==> flow/design.v <==
`timescale 1ns / 1ps
module Register #(parameter [15:0] RESET_VALUE = 16'h0000) (I, E, FunSel, Clock, Reset, Q);
    input wire [15:0] I;
    input wire E;
    input wire [2:0] FunSel;
    input wire Clock;
    input wire Reset;  
    output reg [15:0] Q;
    always @(posedge Clock) begin
        if (~Reset)
            Q <= RESET_VALUE;
        else if(E) begin
            case(FunSel)
                3'b000: Q <= Q - 16'd1;
                3'b001: Q <= Q + 16'd1;
                3'b010: Q <= I;
                3'b011: Q <= 16'b0;
                3'b100: Q <= {8'b0, I[7:0]};
                3'b101: Q[7:0] <= I[7:0];
                3'b110: Q[15:8] <= I[7:0];
                3'b111: Q[15:0] <= { {8{I[7]}}, I[7:0] };
            endcase
        end
    end
endmodule
`timescale 1ns / 1ps
module RegisterFile(I, OutASel, OutBSel, FunSel, RegSel, ScrSel, Clock, Reset, OutA, OutB);
    input wire [15:0] I;
    input wire [2:0] OutASel;
    input wire [2:0] OutBSel;
    input wire [2:0] FunSel;
    input wire [3:0] RegSel;
    input wire [3:0] ScrSel;
    input wire Clock;
    input wire Reset;
    output reg [15:0] OutA;
    output reg [15:0] OutB;
    wire [15:0] R1_Q, R2_Q, R3_Q, R4_Q;
    wire [15:0] S1_Q, S2_Q, S3_Q, S4_Q;
    Register R1(.I(I), .E(~RegSel[3]), .FunSel(FunSel), .Clock(Clock), .Reset(Reset), .Q(R1_Q));
    Register R2(.I(I), .E(~RegSel[2]), .FunSel(FunSel), .Clock(Clock), .Reset(Reset), .Q(R2_Q));
    Register R3(.I(I), .E(~RegSel[1]), .FunSel(FunSel), .Clock(Clock), .Reset(Reset), .Q(R3_Q));
    Register R4(.I(I), .E(~RegSel[0]), .FunSel(FunSel), .Clock(Clock), .Reset(Reset), .Q(R4_Q));
    Register S1(.I(I), .E(~ScrSel[3]), .FunSel(FunSel), .Clock(Clock), .Reset(Reset), .Q(S1_Q));
    Register S2(.I(I), .E(~ScrSel[2]), .FunSel(FunSel), .Clock(Clock), .Reset(Reset), .Q(S2_Q));
    Register S3(.I(I), .E(~ScrSel[1]), .FunSel(FunSel), .Clock(Clock), .Reset(Reset), .Q(S3_Q));
    Register S4(.I(I), .E(~ScrSel[0]), .FunSel(FunSel), .Clock(Clock), .Reset(Reset), .Q(S4_Q));
    always @(*) begin
        case(OutASel)
            3'b000: OutA = R1_Q;
            3'b001: OutA = R2_Q;
            3'b010: OutA = R3_Q;
            3'b011: OutA = R4_Q;
            3'b100: OutA = S1_Q;
            3'b101: OutA = S2_Q;
            3'b110: OutA = S3_Q;
            3'b111: OutA = S4_Q;
        endcase
        case(OutBSel)
            3'b000: OutB = R1_Q;
            3'b001: OutB = R2_Q;
            3'b010: OutB = R3_Q;
            3'b011: OutB = R4_Q;
            3'b100: OutB = S1_Q;
            3'b101: OutB = S2_Q;
            3'b110: OutB = S3_Q;
            3'b111: OutB = S4_Q;
        endcase
    end
endmodule
`timescale 1ns / 1ps
module AddressRegisterFile(I, OutCSel, OutDSel, FunSel, RegSel, Clock, Reset, OutC, OutD);
    input wire [15:0] I;
    input wire [1:0] OutCSel;
    input wire [1:0] OutDSel;
    input wire [2:0] FunSel;
    input wire [2:0] RegSel;
    input Clock;
    input Reset;
    output reg [15:0] OutC;
    output reg [15:0] OutD;
    wire [15:0] PC_Q, AR_Q, SP_Q;
    Register #(.RESET_VALUE(16'd0))   PC(.I(I), .E(~RegSel[2]), .FunSel(FunSel), .Clock(Clock), .Reset(Reset), .Q(PC_Q));
    Register #(.RESET_VALUE(16'd0))   AR(.I(I), .E(~RegSel[1]), .FunSel(FunSel), .Clock(Clock), .Reset(Reset), .Q(AR_Q));
    Register #(.RESET_VALUE(16'd255)) SP(.I(I), .E(~RegSel[0]), .FunSel(FunSel), .Clock(Clock), .Reset(Reset), .Q(SP_Q));
    always @(*) begin
        case(OutCSel)
            2'b00: OutC = PC_Q;
            2'b01: OutC = PC_Q;
            2'b10: OutC = AR_Q;
            2'b11: OutC = SP_Q;
        endcase
        case(OutDSel)
            2'b00: OutD = PC_Q;
            2'b01: OutD = PC_Q;
            2'b10: OutD = AR_Q;
            2'b11: OutD = SP_Q;
        endcase
    end
endmodule
`timescale 1ns / 1ps
module InstructionRegister(I, Write, LH, Clock, Reset, IROut, IRNext);
    input wire [7:0] I;
    input wire Write;
    input wire LH;
    input wire Clock;
    input wire Reset;
    output reg [15:0] IROut;
    output reg [15:0] IRNext;  
    always @(*) begin
        IRNext = IROut;
        if(Write) begin
            case(LH)
                1'b0: IRNext[7:0] = I;
                1'b1: IRNext[15:8] = I;
            endcase
        end
        if (~Reset)
            IRNext = 16'b0;
    end
    always @(posedge Clock) begin
        IROut <= IRNext;
    end
endmodule
`timescale 1ns / 1ps
module ArithmeticLogicUnit(A, B, FunSel, WF, Clock, Reset, ALUOut, FlagsOut, FlagsNext);
    input wire [15:0] A;
    input wire [15:0] B;
    input wire [4:0] FunSel;
    input wire WF;
    input wire Clock;
    input wire Reset;
    output reg [15:0] ALUOut;
    output reg [3:0] FlagsOut;  
    output reg [3:0] FlagsNext;  
    reg Z, C, N, O;
    reg [15:0] comp;  
    always @(*) begin
        C = 1'b0;
        N = 1'b0;
        O = 1'b0;
        comp = ~B;
        ALUOut = 16'b0;
        case(FunSel)
            5'b00000: ALUOut = {8'b0, A[7:0]};
            5'b00001: ALUOut = {8'b0, B[7:0]};
            5'b00010: ALUOut = {8'b0, ~A[7:0]};
            5'b00011: ALUOut = {8'b0, ~B[7:0]};
            5'b00100:  begin  
                ALUOut = 16'b0;
                {C, ALUOut[7:0]} = A[7:0] + B[7:0];
                    if ((~A[7] == ALUOut[7]) && (~B[7] == ALUOut[7]))
                       O = 1;
                   else
                       O = 0;
            end
            5'b00101:  begin  
                ALUOut = 16'b0;
                {C, ALUOut[7:0]} = A[7:0] + B[7:0] + FlagsOut[2];
                    if ((~A[7] == ALUOut[7]) && (~B[7] == ALUOut[7]))
                       O = 1;
                   else
                       O = 0;
            end
            5'b00110: begin  
                ALUOut = 16'b0;
                {C, ALUOut[7:0]} = A[7:0] + comp[7:0] + 1;
                if ((~A[7] == ALUOut[7]) && (B[7] == ALUOut[7]))
                    O = 1;
                else
                    O = 0;
            end
            5'b00111: ALUOut = {8'b0, A[7:0] & B[7:0]};
            5'b01000: ALUOut = {8'b0, A[7:0] | B[7:0]};
            5'b01001: ALUOut = {8'b0, A[7:0] ^ B[7:0]};
            5'b01010: ALUOut = {8'b0, ~(A[7:0] & B[7:0])};
            5'b01011: begin  
                ALUOut = {8'b0, A[6:0], 1'b0};
                C = A[7];
            end
            5'b01100: begin  
                ALUOut = {8'b0, 1'b0, A[7:1]};
                C = A[0];
            end
            5'b01101: begin  
                ALUOut = {8'b0, A[7], A[7:1]};
                C = A[0];
            end
            5'b01110: begin  
                C = A[7];
                ALUOut = {8'b0, A[6:0], FlagsOut[2]};
            end
            5'b01111: begin  
                C = A[0];
                ALUOut = {8'b0, FlagsOut[2], A[7:1]};
            end
            5'b10000: ALUOut = A;
            5'b10001: ALUOut = B;
            5'b10010: ALUOut = ~A;
            5'b10011: ALUOut = ~B;
            5'b10100: begin  
                {C, ALUOut} = A + B;
                if ((~A[15] == ALUOut[15]) && (~B[15] == ALUOut[15]))
                    O = 1;
                else
                    O = 0;
            end
            5'b10101: begin  
                {C, ALUOut} = A + B + FlagsOut[2];
                if ((~A[15] == ALUOut[15]) && (~B[15] == ALUOut[15]))
                    O = 1;
                else
                    O = 0;
            end
            5'b10110: begin  
                {C, ALUOut} = A + comp + 1;
                if ((~A[15] == ALUOut[15]) && (B[15] == ALUOut[15]))
                    O = 1;
                else
                    O = 0;
            end
            5'b10111: ALUOut = A & B;
            5'b11000: ALUOut = A | B;
            5'b11001: ALUOut = A ^ B;
            5'b11010: ALUOut = ~(A & B);
            5'b11011: begin  
                ALUOut = {A[14:0], 1'b0};
                C = A[15];
            end
            5'b11100: begin  
                ALUOut = {1'b0, A[15:1]};
                C = A[0];
            end
            5'b11101: begin  
                ALUOut = {A[15], A[15:1]};
                C = A[0];
            end
            5'b11110: begin  
                C = A[15];
                ALUOut = {A[14:0], FlagsOut[2]};
            end
            5'b11111: begin  
                C = A[0];
                ALUOut = {FlagsOut[2], A[15:1]};
            end
        endcase
        if ((FunSel[4] && ALUOut == 16'b0) || (~FunSel[4] && ALUOut[7:0] == 8'b0))
            Z = 1;
        else
            Z = 0;
        if ((FunSel != 5'b01101) && (FunSel != 5'b11101)) begin
            if ((FunSel[4] && ALUOut[15]) || (~FunSel[4] && ALUOut[7]))
                N = 1;
            else
                N = 0;
        end
    end
    always @(*) begin
        FlagsNext = FlagsOut;
        if(WF) begin
            case (FunSel[3:0])
                4'b0100: begin
                    FlagsNext[0] = O;
                    FlagsNext[2] = C;
                end
                4'b0101: begin
                    FlagsNext[0] = O;
                    FlagsNext[2] = C;
                end
                4'b0110: begin
                    FlagsNext[0] = O;
                    FlagsNext[2] = C;
                end
                4'b1011: FlagsNext[2] = C;
                4'b1100: FlagsNext[2] = C;
                4'b1101: FlagsNext[2] = C;
                4'b1110: FlagsNext[2] = C;
                4'b1111: FlagsNext[2] = C;
                default: ;
            endcase
            if ((FunSel != 5'b01101) && (FunSel != 5'b11101))
                FlagsNext[1] = N;
            FlagsNext[3] = Z;
        end
        if (~Reset)
            FlagsNext = 4'b0;
    end
    always @(posedge Clock) begin
        FlagsOut <= FlagsNext;
    end
endmodule
`timescale 1ns / 1ps
module ArithmeticLogicUnitSystem(
    RF_OutASel, RF_OutBSel, RF_FunSel, RF_RegSel, RF_ScrSel, ALU_FunSel, ALU_WF, ARF_OutCSel,
    ARF_OutDSel, ARF_FunSel, ARF_RegSel, IR_LH, IR_Write, Mem_WR, Mem_CS, MuxASel, MuxBSel, MuxCSel, Clock,
    Reset, MemData, Address, MuxCOut, IRNext, FlagsNext
    );
    input wire [2:0] RF_OutASel, RF_OutBSel, RF_FunSel;
    input wire [3:0] RF_RegSel, RF_ScrSel;
    input wire [4:0] ALU_FunSel;
    input wire ALU_WF;
    input wire [1:0] ARF_OutCSel, ARF_OutDSel;
    input wire [2:0] ARF_FunSel, ARF_RegSel;
    input wire IR_LH, IR_Write;
    input wire Mem_WR, Mem_CS;
    input wire [1:0] MuxASel, MuxBSel;
    input wire MuxCSel;
    input wire Clock;
    input wire Reset;
    input wire [7:0] MemData;
    output wire [15:0] Address;
    output reg [7:0] MuxCOut;
    output wire [15:0] IRNext;
    output wire [3:0] FlagsNext;
    reg [15:0] MuxAOut, MuxBOut;
    wire [15:0] OutA, OutB, OutC;
    wire [15:0] ALUOut;
    wire [15:0] IRFull;
    wire [7:0] IROut;
    wire [3:0] FlagsOut;
    wire [7:0] MemOut;
    assign MemOut = (~Mem_WR && ~Mem_CS) ? MemData : 8'h00;
    assign IROut = IRFull[7:0];
    RegisterFile RF(.I(MuxAOut), .OutASel(RF_OutASel), .OutBSel(RF_OutBSel), .FunSel(RF_FunSel),
        .RegSel(RF_RegSel), .ScrSel(RF_ScrSel), .Clock(Clock), .Reset(Reset), .OutA(OutA), .OutB(OutB));
    AddressRegisterFile ARF(.I(MuxBOut), .OutCSel(ARF_OutCSel), .OutDSel(ARF_OutDSel), .FunSel(ARF_FunSel),
        .RegSel(ARF_RegSel), .Clock(Clock), .Reset(Reset), .OutC(OutC), .OutD(Address));
    InstructionRegister IR(.I(MemOut), .Write(IR_Write), .LH(IR_LH), .Clock(Clock), .Reset(Reset),
        .IROut(IRFull), .IRNext(IRNext));
    ArithmeticLogicUnit ALU(.A(OutA), .B(OutB), .FunSel(ALU_FunSel), .WF(ALU_WF), .Clock(Clock), .Reset(Reset),
        .ALUOut(ALUOut), .FlagsOut(FlagsOut), .FlagsNext(FlagsNext));
    always @(*) begin
        case(MuxASel)
            2'b00: MuxAOut = ALUOut;
            2'b01: MuxAOut = OutC;
            2'b10: MuxAOut = {8'b0, MemOut};
            2'b11: MuxAOut = {8'b0, IROut};
        endcase
        case(MuxBSel)
            2'b00: MuxBOut = ALUOut;
            2'b01: MuxBOut = OutC;
            2'b10: MuxBOut = {8'b0, MemOut};
            2'b11: MuxBOut = {8'b0, IROut};
        endcase
        case(MuxCSel)
            1'b0: MuxCOut = ALUOut[7:0];
            1'b1: MuxCOut = ALUOut[15:8];
        endcase
    end
endmodule
`timescale 1ns / 1ps
module CPUSystem(Clock, Reset, T, Mem_Address, Mem_WData, Mem_RData, Mem_Read, Mem_Write);
    input wire Clock;
    input wire Reset;
    output wire [7:0] T;
    output wire [15:0] Mem_Address;
    output wire [7:0] Mem_WData;
    input wire [7:0] Mem_RData;
    output wire Mem_Read;
    output wire Mem_Write;
    reg [2:0] RF_OutASel, RF_OutBSel, RF_FunSel;
    reg [3:0] RF_RegSel, RF_ScrSel;
    reg [4:0] ALU_FunSel;
    reg ALU_WF;
    reg [1:0] ARF_OutCSel, ARF_OutDSel;
    reg [2:0] ARF_FunSel, ARF_RegSel;
    reg IR_LH, IR_Write;
    reg Mem_WR, Mem_CS;
    reg [1:0] MuxASel, MuxBSel;
    reg MuxCSel;
    reg [5:0] D;
    reg [1:0] RSEL;
    reg S;
    reg [2:0] DSTREG, SREG1, SREG2;
    reg [7:0] _T;
    reg [7:0] T_n;
    reg [2:0] q_RF_OutASel, q_RF_OutBSel, q_RF_FunSel;
    reg [3:0] q_RF_RegSel, q_RF_ScrSel;
    reg [4:0] q_ALU_FunSel;
    reg q_ALU_WF;
    reg [1:0] q_ARF_OutCSel, q_ARF_OutDSel;
    reg [2:0] q_ARF_FunSel, q_ARF_RegSel;
    reg q_IR_LH, q_IR_Write;
    reg q_Mem_WR, q_Mem_CS;
    reg [1:0] q_MuxASel, q_MuxBSel;
    reg q_MuxCSel;
    reg [5:0] q_D;
    reg [1:0] q_RSEL;
    reg q_S;
    reg [2:0] q_DSTREG, q_SREG1, q_SREG2;
    reg [7:0] q_T;
    reg [7:0] q_Tout;
    wire [15:0] IRNext;
    wire [3:0] FlagsNext;
    ArithmeticLogicUnitSystem _ALUSystem(.RF_OutASel(q_RF_OutASel), .RF_OutBSel(q_RF_OutBSel), .RF_FunSel(q_RF_FunSel),
        .RF_RegSel(q_RF_RegSel), .RF_ScrSel(q_RF_ScrSel), .ALU_FunSel(q_ALU_FunSel), .ALU_WF(q_ALU_WF), .ARF_OutCSel(q_ARF_OutCSel),
        .ARF_OutDSel(q_ARF_OutDSel), .ARF_FunSel(q_ARF_FunSel), .ARF_RegSel(q_ARF_RegSel), .IR_LH(q_IR_LH), .IR_Write(q_IR_Write),
        .Mem_WR(q_Mem_WR), .Mem_CS(q_Mem_CS), .MuxASel(q_MuxASel), .MuxBSel(q_MuxBSel), .MuxCSel(q_MuxCSel), .Clock(Clock),
        .Reset(Reset), .MemData(Mem_RData), .Address(Mem_Address), .MuxCOut(Mem_WData), .IRNext(IRNext), .FlagsNext(FlagsNext)
    );
    assign T = q_Tout;
    assign Mem_Read = ~q_Mem_CS & ~q_Mem_WR;
    assign Mem_Write = ~q_Mem_CS & q_Mem_WR;
    always @(posedge Clock) begin
        q_RF_OutASel <= RF_OutASel; q_RF_OutBSel <= RF_OutBSel; q_RF_FunSel <= RF_FunSel;
        q_RF_RegSel <= RF_RegSel; q_RF_ScrSel <= RF_ScrSel;
        q_ALU_FunSel <= ALU_FunSel; q_ALU_WF <= ALU_WF;
        q_ARF_OutCSel <= ARF_OutCSel; q_ARF_OutDSel <= ARF_OutDSel;
        q_ARF_FunSel <= ARF_FunSel; q_ARF_RegSel <= ARF_RegSel;
        q_IR_LH <= IR_LH; q_IR_Write <= IR_Write;
        q_Mem_WR <= Mem_WR; q_Mem_CS <= Mem_CS;
        q_MuxASel <= MuxASel; q_MuxBSel <= MuxBSel; q_MuxCSel <= MuxCSel;
        q_D <= D; q_RSEL <= RSEL; q_S <= S;
        q_DSTREG <= DSTREG; q_SREG1 <= SREG1; q_SREG2 <= SREG2;
        q_T <= _T; q_Tout <= T_n;
    end
    always @(*) begin
        RF_OutASel = q_RF_OutASel; RF_OutBSel = q_RF_OutBSel; RF_FunSel = q_RF_FunSel;
        RF_RegSel = q_RF_RegSel; RF_ScrSel = q_RF_ScrSel;
        ALU_FunSel = q_ALU_FunSel; ALU_WF = q_ALU_WF;
        ARF_OutCSel = q_ARF_OutCSel; ARF_OutDSel = q_ARF_OutDSel;
        ARF_FunSel = q_ARF_FunSel; ARF_RegSel = q_ARF_RegSel;
        IR_LH = q_IR_LH; IR_Write = q_IR_Write;
        Mem_WR = q_Mem_WR; Mem_CS = q_Mem_CS;
        MuxASel = q_MuxASel; MuxBSel = q_MuxBSel; MuxCSel = q_MuxCSel;
        D = q_D; RSEL = q_RSEL; S = q_S;
        DSTREG = q_DSTREG; SREG1 = q_SREG1; SREG2 = q_SREG2;
        _T = q_T; T_n = q_Tout;
        if (~Reset) begin
            RF_OutASel = 3'b0; RF_OutBSel = 3'b0; RF_FunSel = 3'b0;
            ALU_FunSel = 5'b0; ALU_WF = 1'b0;
            ARF_OutCSel = 2'b0; ARF_OutDSel = 2'b0; ARF_FunSel = 3'b0;
            IR_LH = 1'b0; Mem_WR = 1'b0;
            MuxASel = 2'b0; MuxBSel = 2'b0; MuxCSel = 1'b0;
            D = 6'b0; RSEL = 2'b0; S = 1'b0;
            DSTREG = 3'b0; SREG1 = 3'b0; SREG2 = 3'b0;
            T_n = 8'd0;
            _T = 8'd1;
            IR_Write = 1'b0;
            Mem_CS = 1'b1;
            resetSel();
        end
        else begin
            case (_T)
                8'd1: begin
                    T_n = _T;
                    RF_RegSel = 4'b1111;
                    RF_ScrSel = 4'b1111;
                    Mem_CS = 1'b0;
                    Mem_WR = 1'b0;
                    IR_Write = 1'b1;
                    IR_LH = 1'b0;
                    ARF_OutDSel = 2'b00;
                    ARF_RegSel = 3'b011;
                    ARF_FunSel = 3'b001;
                    _T = 8'd2;
                end
                8'd2: begin
                    T_n = _T;
                    IR_LH = 1'b1;
                    _T = 8'd4;
                end
                8'd4: begin
                    T_n = _T;
                    IR_Write = 1'b0;
                    resetSel();
                    decode(IRNext);
                    case (D)
                        6'h00: branch_1();
                        6'h01: begin
                            if (~FlagsNext[3])
                                branch_1();
                            else _T =  8'd1;
                        end
                        6'h02: begin
                            if (FlagsNext[3])
                                branch_1();
                            else _T =  8'd1;
                        end
                        6'h03: begin
                            inc_dec_sp(1'b0);
                            _T = 8'd8;
                        end
                        6'h04: push_1();
                        6'h05: inc_dec_1();
                        6'h06: inc_dec_1();
                        6'h07: one_sreg_1();
                        6'h08: one_sreg_1();
                        6'h09: one_sreg_1();
                        6'h0A: one_sreg_1();
                        6'h0B: one_sreg_1();
                        6'h0C: two_sreg_1();
                        6'h0D: two_sreg_1();
                        6'h0E: one_sreg_1();
                        6'h0F: two_sreg_1();
                        6'h10: two_sreg_1();
                        6'h11: mov(1'b1);
                        6'h12: ldr_1();
                        6'h13: str_1();
                        6'h14: mov(1'b0);
                        6'h15: two_sreg_1();
                        6'h16: two_sreg_1();
                        6'h17: two_sreg_1();
                        6'h18: one_sreg_1();
                        6'h19: two_sreg_1();
                        6'h1A: two_sreg_1();
                        6'h1B: two_sreg_1();
                        6'h1C: two_sreg_1();
                        6'h1D: two_sreg_1();
                        6'h1E: branch_1();
                        6'h1F: begin
                            inc_dec_sp(1'b0);
                            _T = 8'd8;
                        end
                        6'h20: ldrim();
                        6'h21: strim_1();
                    endcase
                end
                8'd8: begin
                    T_n = _T;
                    resetSel();
                    case (D)
                        6'h00: branch_2();
                        6'h01: branch_2();
                        6'h02: branch_2();
                        6'h03: pop_1();
                        6'h04: push_2();
                        6'h05: inc_dec_2(3'b001);
                        6'h06: inc_dec_2(3'b000);
                        6'h07: one_sreg_2(5'b11011, 1'b0);
                        6'h08: one_sreg_2(5'b11100, 1'b0);
                        6'h09: one_sreg_2(5'b11101, 1'b0);
                        6'h0A: one_sreg_2(5'b11110, 1'b0);
                        6'h0B: one_sreg_2(5'b11111, 1'b0);
                        6'h0C: two_sreg_2();
                        6'h0D: two_sreg_2();
                        6'h0E: one_sreg_2(5'b10010, 1'b0);
                        6'h0F: two_sreg_2();
                        6'h10: two_sreg_2();
                        6'h12: ldr_2();
                        6'h13: str_2();
                        6'h15: two_sreg_2();
                        6'h16: two_sreg_2();
                        6'h17: two_sreg_2();
                        6'h18: one_sreg_2(5'b10000, S);
                        6'h19: two_sreg_2();
                        6'h1A: two_sreg_2();
                        6'h1B: two_sreg_2();
                        6'h1C: two_sreg_2();
                        6'h1D: two_sreg_2();
                        6'h1E: bx_1();
                        6'h1F: bl_1();
                        6'h21: strim_2();
                    endcase
                end
                8'd16: begin
                    T_n = _T;
                    resetSel();
                    case (D)
                        6'h00: branch_3();
                        6'h01: branch_3();
                        6'h02: branch_3();
                        6'h03: pop_2();
                        6'h0C: two_sreg_3(5'b10111, 1'b0);
                        6'h0D: two_sreg_3(5'b11000, 1'b0);
                        6'h0F: two_sreg_3(5'b11001, 1'b0);
                        6'h10: two_sreg_3(5'b11010, 1'b0);
                        6'h15: two_sreg_3(5'b10100, 1'b0);
                        6'h16: two_sreg_3(5'b10101, 1'b0);
                        6'h17: two_sreg_3(5'b10110, 1'b0);
                        6'h19: two_sreg_3(5'b10100, S);
                        6'h1A: two_sreg_3(5'b10110, S);
                        6'h1B: two_sreg_3(5'b10111, S);
                        6'h1C: two_sreg_3(5'b11000, S);
                        6'h1D: two_sreg_3(5'b11001, S);
                        6'h1E: bx_2();
                        6'h1F: bl_2();
                        6'h21: strim_3();
                    endcase
                end
                8'd32: begin
                    T_n = _T;
                    resetSel();
                    case (D)
                        6'h1E: bx_3();
                        6'h1F: bl_3();
                        6'h21: strim_4();
                    endcase
                end
                 8'd64: begin
                    T_n = _T;
                    resetSel();
                    case (D)
                        6'h21: begin
                            strim_5();
                        end
                    endcase
                end
                default: resetSel();
            endcase
        end
    end
    task decode (input [15:0] IR);
    begin
        D = IR[15:10];
        RSEL = IR[9:8];
        S = IR[9];
        DSTREG = IR[8:6];
        SREG1 = IR[5:3];
        SREG2 = IR[2:0];
    end
    endtask
    task resetSel ();
    begin
        Mem_CS = 1'b1;
        ARF_RegSel = 3'b111;
        RF_RegSel = 4'b1111;
        RF_ScrSel = 4'b1111;
    end
    endtask
    task branch_1 ();
    begin
        ARF_OutCSel = 2'b00;  
        MuxASel = 2'b01;  
        RF_ScrSel = 4'b0111;  
        RF_FunSel = 3'b010;
        _T = 8'd8;
        end
    endtask
    task branch_2 ();
    begin
        MuxASel = 2'b11;  
        RF_ScrSel = 4'b1011;  
        RF_FunSel = 3'b111;
        _T = 8'd16;
    end
    endtask
    task branch_3 ();
    begin
        RF_OutASel = 3'b100;  
        RF_OutBSel = 3'b101;  
        MuxBSel = 2'b00;
        ARF_RegSel = 3'b011;  
        ARF_FunSel = 3'b010;
        ALU_FunSel = 5'b10100;
        ALU_WF = 1'b0;
        _T = 8'd1;
    end
    endtask
    task inc_dec_sp (input id);
    begin
        ARF_RegSel = 3'b110;  
        ARF_FunSel = id ? 3'b000 : 3'b001;
    end
    endtask
    task  pop_1 ();
    begin
        Mem_CS = 1'b0;
        Mem_WR = 1'b0;  
        ARF_OutDSel = 2'b11;  
        MuxASel = 2'b10;  
        case (RSEL)
            2'b00: RF_RegSel = 4'b0111;  
            2'b01: RF_RegSel = 4'b1011;  
            2'b10: RF_RegSel = 4'b1101;  
            2'b11: RF_RegSel = 4'b1110;  
        endcase
        RF_FunSel = 3'b100;
        inc_dec_sp(1'b0);
        _T = 8'd16;
    end
    endtask
    task pop_2 ();
    begin
        Mem_CS = 1'b0;
        Mem_WR = 1'b0;  
        ARF_OutDSel = 2'b11;  
        MuxASel = 2'b10;  
        case (RSEL)
            2'b00: RF_RegSel = 4'b0111;  
            2'b01: RF_RegSel = 4'b1011;  
            2'b10: RF_RegSel = 4'b1101;  
            2'b11: RF_RegSel = 4'b1110;  
        endcase
        RF_FunSel = 3'b110;
        _T = 8'd1;
    end
    endtask
    task push_1 ();
    begin
        Mem_CS = 1'b0;
        Mem_WR = 1'b1;  
        ARF_OutDSel = 2'b11;  
        RF_OutASel = {1'b0, RSEL};
        MuxCSel = 1'b1;  
        ALU_FunSel = 5'b10000;
        ALU_WF = 1'b0;
        inc_dec_sp(1'b1);
        _T = 8'd8;
    end
    endtask
    task push_2 ();
    begin
        Mem_CS = 1'b0;
        Mem_WR = 1'b1;  
        ARF_OutDSel = 2'b11;  
        RF_OutASel = {1'b0, RSEL};
        MuxCSel = 1'b0;  
        ALU_FunSel = 5'b10000;
        ALU_WF = 1'b0;
        inc_dec_sp(1'b1);
        _T = 8'd1;
    end
    endtask
    task inc_dec_1 ();
    begin
        if (DSTREG[2]) begin
            case (DSTREG)
                3'b100: RF_RegSel = 4'b0111;  
                3'b101: RF_RegSel = 4'b1011;  
                3'b110: RF_RegSel = 4'b1101;  
                3'b111: RF_RegSel = 4'b1110;  
            endcase
            RF_FunSel = 3'b010;
        end
        else begin
            case (DSTREG)
                3'b000: ARF_RegSel = 3'b011;  
                3'b001: ARF_RegSel = 3'b011;  
                3'b010: ARF_RegSel = 3'b110;  
                3'b011: ARF_RegSel = 3'b101;  
            endcase
            ARF_FunSel = 3'b010;
        end
        if (SREG1[2]) begin
            RF_OutASel = {1'b0, SREG1[1:0]};
            ALU_FunSel = 5'b10000;
            ALU_WF = 1'b0;
            if (DSTREG[2])
                MuxASel = 2'b00;  
            else
                MuxBSel = 2'b00;  
        end
        else begin
            case (SREG1)
                3'b000: ARF_OutCSel = 2'b00;  
                3'b001: ARF_OutCSel = 2'b00;  
                3'b010: ARF_OutCSel = 2'b11;  
                3'b011: ARF_OutCSel = 2'b10;  
            endcase
            if (DSTREG[2])
                MuxASel = 2'b01;  
            else
                MuxBSel = 2'b01;  
        end
        _T = 8'd8;
    end
    endtask
    task inc_dec_2 (input [2:0] opcode);
    begin
        if (DSTREG[2]) begin
            case (DSTREG)
                3'b100: RF_RegSel = 4'b0111;  
                3'b101: RF_RegSel = 4'b1011;  
                3'b110: RF_RegSel = 4'b1101;  
                3'b111: RF_RegSel = 4'b1110;  
            endcase
            RF_FunSel = opcode;
        end
        else begin
            case (DSTREG)
                3'b000: ARF_RegSel = 3'b011;  
                3'b001: ARF_RegSel = 3'b011;  
                3'b010: ARF_RegSel = 3'b110;  
                3'b011: ARF_RegSel = 3'b101;  
            endcase
            ARF_FunSel = opcode;
        end
        _T = 8'd1;
    end
    endtask
    task one_sreg_1 ();
    begin
        if (~SREG1[2]) begin
            case (SREG1)
                3'b000: ARF_OutCSel = 2'b00;  
                3'b001: ARF_OutCSel = 2'b00;  
                3'b010: ARF_OutCSel = 2'b11;  
                3'b011: ARF_OutCSel = 2'b10;  
            endcase
            RF_ScrSel = 4'b0111;  
            MuxASel = 2'b01;  
            RF_FunSel = 3'b010;
        end
        _T = 8'd8;
    end
    endtask
    task one_sreg_2 (input [4:0] opcode, input s);
    begin
        if (SREG1[2])
            RF_OutASel = {1'b0, SREG1[1:0]};
        else
            RF_OutASel = 3'b100;  
        if (DSTREG[2]) begin
            case (DSTREG)
                3'b100: RF_RegSel = 4'b0111;  
                3'b101: RF_RegSel = 4'b1011;  
                3'b110: RF_RegSel = 4'b1101;  
                3'b111: RF_RegSel = 4'b1110;  
            endcase
            RF_FunSel = 3'b010;
            MuxASel = 2'b00;  
        end
        else begin
            case (DSTREG)
                3'b000: ARF_RegSel = 3'b011;  
                3'b001: ARF_RegSel = 3'b011;  
                3'b010: ARF_RegSel = 3'b110;  
                3'b011: ARF_RegSel = 3'b101;  
            endcase
            ARF_FunSel = 3'b010;
            MuxBSel = 2'b00;  
        end
        ALU_FunSel = opcode;
        ALU_WF = s;
        _T = 8'd1;
    end
    endtask
    task two_sreg_1 ();
    begin
        if (~SREG1[2]) begin
            case (SREG1)
                3'b000: ARF_OutCSel = 2'b00;  
                3'b001: ARF_OutCSel = 2'b00;  
                3'b010: ARF_OutCSel = 2'b11;  
                3'b011: ARF_OutCSel = 2'b10;  
            endcase
            RF_ScrSel = 4'b0111;  
            MuxASel = 2'b01;  
            RF_FunSel = 3'b010;
        end
        _T = 8'd8;
    end
    endtask
    task two_sreg_2 ();
    begin
       if (~SREG2[2]) begin
            case (SREG2)
                3'b000: ARF_OutCSel = 2'b00;  
                3'b001: ARF_OutCSel = 2'b00;  
                3'b010: ARF_OutCSel = 2'b11;  
                3'b011: ARF_OutCSel = 2'b10;  
            endcase
            RF_ScrSel = 4'b1011;  
            MuxASel = 2'b01;  
            RF_FunSel = 3'b010;
        end
        _T = 8'd16;
    end
    endtask
    task two_sreg_3 (input [4:0] opcode, input s);
    begin
        if (SREG1[2]) 
            RF_OutASel = {1'b0, SREG1[1:0]};
        else
            RF_OutASel = 3'b100;  
        if (SREG2[2])
            RF_OutBSel = {1'b0, SREG2[1:0]};
        else
            RF_OutBSel = 3'b101;  
        if (DSTREG[2]) begin
            case (DSTREG)
                3'b100: RF_RegSel = 4'b0111;  
                3'b101: RF_RegSel = 4'b1011;  
                3'b110: RF_RegSel = 4'b1101;  
                3'b111: RF_RegSel = 4'b1110;  
            endcase
            RF_FunSel = 3'b010;
            MuxASel = 2'b00;  
        end
        else begin
            case (DSTREG)
                3'b000: ARF_RegSel = 3'b011;  
                3'b001: ARF_RegSel = 3'b011;  
                3'b010: ARF_RegSel = 3'b110;  
                3'b011: ARF_RegSel = 3'b101;  
            endcase
            ARF_FunSel = 3'b010;
            MuxBSel = 2'b00;  
        end
        ALU_FunSel = opcode;
        ALU_WF = s;
        _T = 8'd1;
    end
    endtask
    task mov (input lh);
    begin
        case(RSEL)
            2'b00: RF_RegSel = 4'b0111;  
            2'b01: RF_RegSel = 4'b1011;  
            2'b10: RF_RegSel = 4'b1101;  
            2'b11: RF_RegSel = 4'b1110;  
        endcase
        RF_FunSel = lh ? 3'b110 : 3'b101;
        MuxASel = 2'b11;  
        _T = 8'd1;
    end
    endtask
    task ldr_1 ();
    begin
        Mem_CS = 1'b0;
        Mem_WR = 1'b0;  
        ARF_OutDSel = 2'b10;  
        MuxASel = 2'b10;  
        case (RSEL)
            2'b00: RF_RegSel = 4'b0111;  
            2'b01: RF_RegSel = 4'b1011;  
            2'b10: RF_RegSel = 4'b1101;  
            2'b11: RF_RegSel = 4'b1110;  
        endcase
        RF_FunSel = 3'b100;
        inc_dec_sp(1'b0);
        _T = 8'd8;
    end
    endtask
    task ldr_2 ();
    begin
        Mem_CS = 1'b0;
        Mem_WR = 1'b0;  
        ARF_OutDSel = 2'b10;  
        MuxASel = 2'b10;  
        case (RSEL)
            2'b00: RF_RegSel = 4'b0111;  
            2'b01: RF_RegSel = 4'b1011;  
            2'b10: RF_RegSel = 4'b1101;  
            2'b11: RF_RegSel = 4'b1110;  
        endcase
        RF_FunSel = 3'b110;
        inc_dec_sp(1'b1);
        _T = 8'd1;
    end
    endtask
    task str_1 ();
    begin
        Mem_CS = 1'b0;
        Mem_WR = 1'b1;  
        ARF_OutDSel = 2'b10;  
        RF_OutASel = {1'b0, RSEL};
        MuxCSel = 1'b0;  
        ALU_FunSel = 5'b10000;
        ALU_WF = 1'b0;
        inc_dec_sp(1'b0);
        _T = 8'd8;
    end
    endtask
    task str_2 ();
    begin
        Mem_CS = 1'b0;
        Mem_WR = 1'b1;  
        ARF_OutDSel = 2'b10;  
        RF_OutASel = {1'b0, RSEL};
        MuxCSel = 1'b1;  
        ALU_FunSel = 5'b10000;
        ALU_WF = 1'b0;
        inc_dec_sp(1'b1);
        _T = 8'd1;
    end
    endtask
    task bx_1 ();
    begin
        Mem_CS = 1'b0;
        Mem_WR = 1'b1;  
        ARF_OutDSel = 2'b11;  
        RF_OutASel = 3'b100;  
        MuxCSel = 1'b1;  
        ALU_FunSel = 5'b10000;
        ALU_WF = 1'b0;
        inc_dec_sp(1'b1);
        _T = 8'd16;
    end
    endtask
    task bx_2 ();
    begin
        Mem_CS = 1'b0;
        Mem_WR = 1'b1;  
        ARF_OutDSel = 2'b11;  
        RF_OutASel = 3'b100;  
        MuxCSel = 1'b0;  
        ALU_FunSel = 5'b10000;
        ALU_WF = 1'b0;
        inc_dec_sp(1'b1);
        _T = 8'd32;
    end
    endtask
    task bx_3 ();
    begin
        ARF_RegSel = 3'b011;  
        ARF_FunSel = 3'b010;
        RF_OutASel = {1'b0, RSEL};
        MuxBSel = 2'b00;  
        ALU_FunSel = 5'b10000;
        ALU_WF = 1'b0;
        _T = 8'd1;
    end
    endtask
    task bl_1 ();
    begin
        Mem_CS = 1'b0;
        Mem_WR = 1'b0;  
        ARF_OutDSel = 2'b11;  
        MuxBSel = 2'b10;  
        RF_ScrSel = 4'b0111;  
        RF_FunSel = 3'b100;
        inc_dec_sp(1'b0);
        _T = 8'd16;
    end
    endtask
    task bl_2 ();
    begin
        Mem_CS = 1'b0;
        Mem_WR = 1'b0;  
        ARF_OutDSel = 2'b11;  
        MuxBSel = 2'b10;  
        RF_ScrSel = 4'b0111;  
        RF_FunSel = 3'b110;
        _T = 8'd32;
    end
    endtask
    task bl_3 ();
    begin
        ARF_RegSel = 3'b011;  
        ARF_FunSel = 3'b010;
        RF_OutASel = 3'b100;  
        MuxBSel = 2'b00;  
        ALU_FunSel = 5'b10000;
        ALU_WF = 1'b0;
        _T = 8'd1;
    end
    endtask
    task ldrim ();
    begin
        case (RSEL)
            2'b00: RF_RegSel = 4'b0111;  
            2'b01: RF_RegSel = 4'b1011;  
            2'b10: RF_RegSel = 4'b1101;  
            2'b11: RF_RegSel = 4'b1110;  
        endcase
        RF_FunSel = 3'b100;
        MuxASel = 2'b11;  
        _T = 8'd1;
    end
    endtask
    task strim_1 ();
    begin
        RF_ScrSel = 4'b0111;  
        RF_FunSel = 3'b010;
        ARF_OutCSel = 2'b10;  
        MuxASel = 2'b01;  
        _T = 8'd8;
    end
    endtask
    task strim_2 ();
    begin
        RF_ScrSel = 4'b1011;  
        RF_FunSel = 3'b010;
        MuxASel = 2'b11;  
        _T = 8'd16;
    end
    endtask
    task strim_3 ();
    begin
        RF_OutASel = 3'b100;  
        RF_OutBSel = 3'b101;  
        ALU_FunSel = 5'b10100;
        ALU_WF = 1'b0;
        ARF_RegSel = 3'b101;  
        ARF_FunSel = 3'b010;
        MuxBSel = 2'b00;  
        _T = 8'd32;
    end
    endtask
    task strim_4 ();
    begin
        Mem_CS = 1'b0;
        Mem_WR = 1'b1;  
        ARF_OutDSel = 2'b10;  
        RF_OutASel = {1'b0, RSEL};
        MuxCSel = 1'b0;  
        ALU_FunSel = 5'b10000;
        ALU_WF = 1'b0;
        ARF_RegSel = 3'b101;  
        ARF_FunSel = 3'b001;
        _T = 8'd64;
    end
    endtask
    task strim_5 ();
    begin
        Mem_CS = 1'b0;
        Mem_WR = 1'b1;  
        ARF_OutDSel = 2'b10;  
        RF_OutASel = {1'b0, RSEL};
        MuxCSel = 1'b1;  
        ALU_FunSel = 5'b10000;
        ALU_WF = 1'b0;
        ARF_RegSel = 3'b101;  
        ARF_FunSel = 3'b001;
        _T = 8'd1;
    end
    endtask
endmodule
== Tool chain data of CPUSystem ==
The steps from the RTL of CPUSystem to its reports follow in flow order.
Lines are those of the file above, counted from 1.
Library cell names are shortened.
The mark - stands for no value.
Inputs
  top module: CPUSystem
  clock input: Clock
  library: sky130hd
  library corner: tt_025C_1v80

== Word level ==
Source: Yosys, flattened and elaborated, memories not mapped. Widths are those after wreduce. Registers that Yosys merges into a memory's read port (data or address) are not register bits. Print and check cells do not count.
Operators by class
  $add $sub $neg: 30
  equality and inequality tests: 245
  multiplexer cells: 187
  bitwise gates (word level): 34
  reduce/logical cells: 153
Operator list (count)
  parallel mux 8 bit (select 6 bit): 11
  parallel mux 8 bit (select 4 bit): 12
  parallel mux 16 bit (select 8 bit): 2
  parallel mux 8 bit (select 26 bit): 1
  == test 6 x 5 -> 1 bit (second input constant): 30
  adder 16 x 1 -> 16 bit (second input constant): 11
  subtractor 16 x 1 -> 16 bit (second input constant): 11
  parallel mux 8 bit (select 16 bit): 1
  parallel mux 16 bit (select 4 bit): 2
  parallel mux 4 bit (select 4 bit): 7
  == test 6 x 4 -> 1 bit (second input constant): 16
  parallel mux 16 bit (select 3 bit): 2
  parallel mux 8 bit (select 2 bit): 6
  == test 5 bit (second input constant): 16
  inequality test 3 bit (second input constant): 25
  == test 3 bit (second input constant): 24
  OR reduction 2 bit: 31
  two-way mux 3 bit: 20
  parallel mux 8 bit (select 7 bit): 1
  parallel mux 3 bit (select 3 bit): 6
  parallel mux 3 bit (select 2 bit): 9
  inverter 16 bit: 3
  OR reduction 16 bit: 3
  == test 3 x 2 -> 1 bit (second input constant): 16
  == test 6 x 3 -> 1 bit (second input constant): 8
  parallel mux 3 bit (select 8 bit): 2
  AND reduction 2 bit: 23
  two-way mux 2 bit: 22
Other operator kinds: 107; their cells: 328.
Storage and ports
  flip-flop bits (word level): 272
  input port bits: 10
  output and inout port bits: 34

== Depth ==
Yosys ltp: most cells in a row. Word level: on the elaborated netlist, between registers, memories and ports. Mapped: between sequential cells and ports; inverters and the memories' decode and read muxes count.
Depth
  depth in word-level cells: 15
  ABC_AREA: 0
  mapped depth: 24

== After synthesis ==
Source: synth_stat.txt of the flow (Yosys; design flattened, memories mapped). It holds for the ABC_AREA given above (unset counts as 0); a run with the other value may have another netlist.
Mapped netlist
  cell count: 3582
  chip area (Yosys): 24265.8 um^2
  area of sequential cells: 4744.6 um^2
  mapped flip-flops: 237
  buffers: 352
Cell types
  dfxtp_1: count 237, total area 4744.55 um^2
  a21oi_1: count 311, total area 1.56E+03 um^2
  nand2_1: count 408, total area 1.53E+03 um^2
  o21ai_0: count 295, total area 1.48E+03 um^2
  nor2_1: count 325, total area 1219.92 um^2
  clkbuf_1: count 280, total area 1.05E+03 um^2
  ha_1: count 68, total area 850.816 um^2
  nand3_1: count 152, total area 760.73 um^2
  xnor2_1: count 85, total area 744.464 um^2
  mux2i_1: count 65, total area 650.624 um^2
  a22oi_1: count 71, total area 533.011 um^2
  nor3_1: count 98, total area 490.47 um^2
  or3_1: count 71, total area 444.176 um^2
  inv_1: count 111, total area 416.65 um^2
  a31oi_1: count 62, total area 387.872 um^2
  a221oi_1: count 42, total area 367.853 um^2
  o221ai_1: count 41, total area 359.094 um^2
  a211oi_1: count 47, total area 352.838 um^2
Not listed: further types 91, cells in them 813.
The figures by module come from a second, unflattened synthesis with its own total; it is not the netlist above.
Unflattened totals
  cells (unflattened synthesis): 4835
  area total of the unflattened synthesis: 34669.5 um^2
Rows give one instance, submodules left out.
Modules
  Register: instances 8, cells 247, area 1790.5 um^2
  CPUSystem: instances 1, cells 785, area 5557.8 um^2
  ArithmeticLogicUnit: instances 1, cells 749, area 4997.3 um^2
  Register (RESET_VALUE=0): instances 2, cells 247, area 1790.5 um^2
  RegisterFile: instances 1, cells 308, area 2135.8 um^2
  Register (RESET_VALUE=255): instances 1, cells 277, area 1883.1 um^2
  ArithmeticLogicUnitSystem: instances 1, cells 75, area 868.3 um^2
  AddressRegisterFile: instances 1, cells 109, area 701.9 um^2
  InstructionRegister: instances 1, cells 62, area 620.6 um^2

== Timing after synthesis ==
Path of least setup slack by OpenSTA after synthesis, without wires, with an ideal clock, recovery checks aside; 20% of the period is set as input and as output delay. Where synthesis merged equal registers, the netlist keeps one of their names.
Timing post-synthesis
  path type: register to output
  start point: reg q_RF_OutBSel[2]
  end point: out Mem_WData[7]
  period: 12.0 ns
  external output delay: 2.400 ns
  launch time at the first pin: 0.000 ns
  arrival: 3.925 ns
  path slack: 5.675 ns
  delay of the path: 3.925 ns
  driving pins on the path: 19
  synthesis period reached: 6.325 ns
"delay of the path" is the arrival time less input delay plus setup time.
At an output port there is no setup time.
"driving pins on the path": output pins that drive a net of the path, with the launching flip-flop's if there is one; two outputs of one cell count as two.
"synthesis period reached" is the clock period less the worst setup slack; recovery checks do not enter. This is arithmetic on one report: input and output delays are still those of the set period (20% each).
Between the ends stands the longest chain of elaborated cells between them, by number of cells; it is not shown to be the way that was timed. Of several equally long chains one is given.
A line is the first line of the expression or statement that the cell stems from. Yosys adds cells for indexed reads and writes and turns some case tables into memories.
On the way, post-synthesis
  cell sequence: dfxtp_1 -> buf_4 -> nor2b_1 -> buf_6 -> a22o_1 -> a221o_1 -> o21a_1 -> ha_1 -> buf_2 -> inv_1 -> a221oi_2 -> nand4_1 -> a31o_1 -> a311oi_2 -> or3_1 -> a21oi_1 -> or4_1 -> a21oi_2 -> mux2i_1
  cells in the longest elaborated chain: 7
  elaborated cells between the ends (all ways): 30
Ends and longest elaborated chain, post-synthesis
  from (decl): line 377  | reg [2:0] q_RF_OutASel, q_RF_OutBSel, q_RF_FunSel;
  from (assign): line 405  | q_RF_OutASel <= RF_OutASel; q_RF_OutBSel <= RF_OutBSel; q_RF_FunSel <= RF_FunSel;
  == test 3 bit: line 59  | case(OutBSel)
  parallel mux 16 bit (select 8 bit): line 59
  inverter 16 bit: line 142  | comp = ~B;
  adder 16 x 16 -> 17 bit: line 216  | {C, ALUOut} = A + comp + 1;
  adder 17 x 1 -> 17 bit: line 216
  parallel mux 8 bit (select 16 bit): line 144  | case(FunSel)
  parallel mux 8 bit (select 2 bit): line 345  | case(MuxCSel)
  to (decl): line 357  | output wire [7:0] Mem_WData;

== Timing after layout ==
From the final timing report of record 1: the path of least setup slack in the routed layout; clock arrival at registers is part of the times.
Timing post-layout
  path type: register to output
  start point: reg q_RF_OutASel[2]
  end point: out Mem_WData[6]
  period: 16.3 ns
  external output delay: 3.26 ns
  launch time at the first pin: 0.59 ns
  arrival: 7.14 ns
  path slack: 5.90 ns
  driving pins on the path: 18
Between the ends stands the longest chain of elaborated cells between them, by number of cells; it is not shown to be the way that was timed. Of several equally long chains one is given.
On the way, post-layout
  cell sequence: dfxtp_2 -> buf_4 -> nor2b_1 -> a221oi_1 -> o22ai_1 -> inv_1 -> ha_1 -> inv_1 -> o31ai_1 -> a2111oi_1 -> o21a_1 -> o2111ai_1 -> nand3b_1 -> xor2_1 -> o221ai_1 -> nand2_1 -> o21ai_0 -> clkdlybuf4s50_1
  cells in the longest elaborated chain: 6
  elaborated cells between the ends (all ways): 30
Ends and longest elaborated chain, post-layout
  from (decl): line 377  | reg [2:0] q_RF_OutASel, q_RF_OutBSel, q_RF_FunSel;
  from (assign): line 405  | q_RF_OutASel <= RF_OutASel; q_RF_OutBSel <= RF_OutBSel; q_RF_FunSel <= RF_FunSel;
  == test 3 bit: line 49  | case(OutASel)
  parallel mux 16 bit (select 8 bit): line 49
  adder 16 x 16 -> 17 bit: line 216  | {C, ALUOut} = A + comp + 1;
  adder 17 x 1 -> 17 bit: line 216
  parallel mux 8 bit (select 16 bit): line 144  | case(FunSel)
  parallel mux 8 bit (select 2 bit): line 345  | case(MuxCSel)
  to (decl): line 357  | output wire [7:0] Mem_WData;

Add stored flow runs of CPUSystem

Stored flow runs of CPUSystem (4 of them; Yosys, OpenROAD, sky130hd). They differ in their settings and are not a sequence. Constraints: input delay and output delay 20% of the set period each, output load 0.01 pF.
"achieved clock period (ns)" is the run's clock period less its worst setup slack. It is reckoned from that one timing run; input and output delays stay at 20% of the period that was set.
By "worst setup path time (ns)" is meant the share of the clock period that the worst setup path is allowed (20% is reserved at inputs, 20% at outputs), minus its slack. Clock arrival times at its registers enter into it.
"finish__power__total" is the tool's figure for a default switching activity; nothing was simulated.

Flow files of record 1
==> flow/run.sh <==
#!/bin/bash
# the make line also repeats the synthesis and layout settings of config.mk as NAME=value (left out here)
make -C /OpenROAD-flow-scripts/flow DESIGN_CONFIG=/design/flow/config.mk WORK_HOME=/design/flow/orfs CLKGATE_MAP_FILE= finish
==> flow/config.mk <==
export PLATFORM = sky130hd
export DESIGN_NAME = CPUSystem
export DESIGN_NICKNAME = CPUSystem
export VERILOG_FILES = /design/flow/design.v
export SDC_FILE = /design/flow/constraint.sdc
export NUM_CORES = 4
export LEC_CHECK = 0
export ABC_AREA = 0
export CAP_MARGIN = 10
export CELL_PAD_IN_SITES_DETAIL_PLACEMENT = 0
export CELL_PAD_IN_SITES_GLOBAL_PLACEMENT = 0
export CORE_ASPECT_RATIO = 0.82
export CORE_MARGIN = 2
export CORE_UTILIZATION = 30
export CTS_CLUSTER_DIAMETER = 273
export CTS_CLUSTER_SIZE = 49
export GPL_ROUTABILITY_DRIVEN = 1
export MAX_ROUTING_LAYER = met5
export MIN_ROUTING_LAYER = met2
export PLACE_DENSITY_LB_ADDON = 0.24
export SETUP_SLACK_MARGIN = 2.22
export SLEW_MARGIN = 10
export TNS_END_PERCENT = 45
==> flow/constraint.sdc <==
create_clock -name core_clock -period 16.3 [get_ports {Clock}]
set_input_delay 3.2600 -clock core_clock [delete_from_list [all_inputs] [get_ports {Clock}]]
set_output_delay 3.2600 -clock core_clock [all_outputs]
set_load 0.01 [all_outputs]

report of record 1
yosys chip area after synthesis (um^2): 24265.8
finish__design__die__area: 83188.0
finish__design__instance__area__stdcell: 25325.5
finish__design__instance__utilization: 0.3157
finish__timing__setup__ws: 5.895
finish__timing__setup__tns: 0.000
finish__timing__hold__ws: 0.487
finish__power__total: 2.183e-03
achieved clock period (ns): 10.405
worst setup path time (ns): 7.14
worst setup path kind: register to output

Flow files of record 2
==> flow/run.sh <==
#!/bin/bash
# the make line also repeats the synthesis and layout settings of config.mk as NAME=value (left out here)
make -C /OpenROAD-flow-scripts/flow DESIGN_CONFIG=/design/flow/config.mk WORK_HOME=/design/flow/orfs CLKGATE_MAP_FILE= finish
==> flow/config.mk <==
export PLATFORM = sky130hd
export DESIGN_NAME = CPUSystem
export DESIGN_NICKNAME = CPUSystem
export VERILOG_FILES = /design/flow/design.v
export SDC_FILE = /design/flow/constraint.sdc
export NUM_CORES = 4
export LEC_CHECK = 0
export ABC_AREA = 0
export CAP_MARGIN = 20
export CELL_PAD_IN_SITES_DETAIL_PLACEMENT = 0
export CORE_MARGIN = 2
export CORE_UTILIZATION = 68
export GPL_ROUTABILITY_DRIVEN = 1
export GPL_TIMING_DRIVEN = 0
export HOLD_SLACK_MARGIN = 0.22
export MIN_ROUTING_LAYER = met1
export PLACE_DENSITY_LB_ADDON = 0.27
export SETUP_SLACK_MARGIN = 0.38
export SLEW_MARGIN = 30
==> flow/constraint.sdc <==
create_clock -name core_clock -period 5.92 [get_ports {Clock}]
set_input_delay 1.1840 -clock core_clock [delete_from_list [all_inputs] [get_ports {Clock}]]
set_output_delay 1.1840 -clock core_clock [all_outputs]
set_load 0.01 [all_outputs]

report of record 2: did not finish, route, GRT-0116

Flow files of record 3
==> flow/run.sh <==
#!/bin/bash
# the make line also repeats the synthesis and layout settings of config.mk as NAME=value (left out here)
make -C /OpenROAD-flow-scripts/flow DESIGN_CONFIG=/design/flow/config.mk WORK_HOME=/design/flow/orfs CLKGATE_MAP_FILE= finish
==> flow/config.mk <==
export PLATFORM = sky130hd
export DESIGN_NAME = CPUSystem
export DESIGN_NICKNAME = CPUSystem
export VERILOG_FILES = /design/flow/design.v
export SDC_FILE = /design/flow/constraint.sdc
export NUM_CORES = 4
export LEC_CHECK = 0
export ABC_AREA = 1
export CAP_MARGIN = 40
export CELL_PAD_IN_SITES_DETAIL_PLACEMENT = 1
export CORE_ASPECT_RATIO = 0.89
export CORE_MARGIN = 2
export CORE_UTILIZATION = 41
export CTS_CLUSTER_DIAMETER = 92
export CTS_CLUSTER_SIZE = 20
export HOLD_SLACK_MARGIN = 0.03
export MAX_ROUTING_LAYER = met4
export MIN_ROUTING_LAYER = met1
export PLACE_DENSITY_LB_ADDON = 0.09
export SLEW_MARGIN = 25
==> flow/constraint.sdc <==
create_clock -name core_clock -period 14.2 [get_ports {Clock}]
set_input_delay 2.8400 -clock core_clock [delete_from_list [all_inputs] [get_ports {Clock}]]
set_output_delay 2.8400 -clock core_clock [all_outputs]
set_load 0.01 [all_outputs]

report of record 3
yosys chip area after synthesis (um^2): 24183.2
finish__design__die__area: 60945.7
finish__design__instance__area__stdcell: 25883.6
finish__design__instance__utilization: 0.4467
finish__timing__setup__ws: 5.249
finish__timing__setup__tns: 0.000
finish__timing__hold__ws: 0.467
finish__power__total: 4.262e-03
achieved clock period (ns): 8.951
worst setup path time (ns): 6.11
worst setup path kind: register to output

Flow files of record 4
==> flow/run.sh <==
#!/bin/bash
# the make line also repeats the synthesis and layout settings of config.mk as NAME=value (left out here)
make -C /OpenROAD-flow-scripts/flow DESIGN_CONFIG=/design/flow/config.mk WORK_HOME=/design/flow/orfs CLKGATE_MAP_FILE= finish
==> flow/config.mk <==
export PLATFORM = sky130hd
export DESIGN_NAME = CPUSystem
export DESIGN_NICKNAME = CPUSystem
export VERILOG_FILES = /design/flow/design.v
export SDC_FILE = /design/flow/constraint.sdc
export NUM_CORES = 4
export LEC_CHECK = 0
export ABC_AREA = 1
export CAP_MARGIN = 20
export CORE_MARGIN = 2
export CORE_UTILIZATION = 41
export PLACE_DENSITY_LB_ADDON = 0.09
export SLEW_MARGIN = 20
==> flow/constraint.sdc <==
create_clock -name core_clock -period 12.0 [get_ports {Clock}]
set_input_delay 2.4000 -clock core_clock [delete_from_list [all_inputs] [get_ports {Clock}]]
set_output_delay 2.4000 -clock core_clock [all_outputs]
set_load 0.01 [all_outputs]

report of record 4
yosys chip area after synthesis (um^2): 24183.2
finish__design__die__area: 60942.3
finish__design__instance__area__stdcell: 26151.3
finish__design__instance__utilization: 0.4456
finish__timing__setup__ws: 3.788
finish__timing__setup__tns: 0.000
finish__timing__hold__ws: 0.460
finish__power__total: 5.229e-03
achieved clock period (ns): 8.212
worst setup path time (ns): 5.81
worst setup path kind: register to output
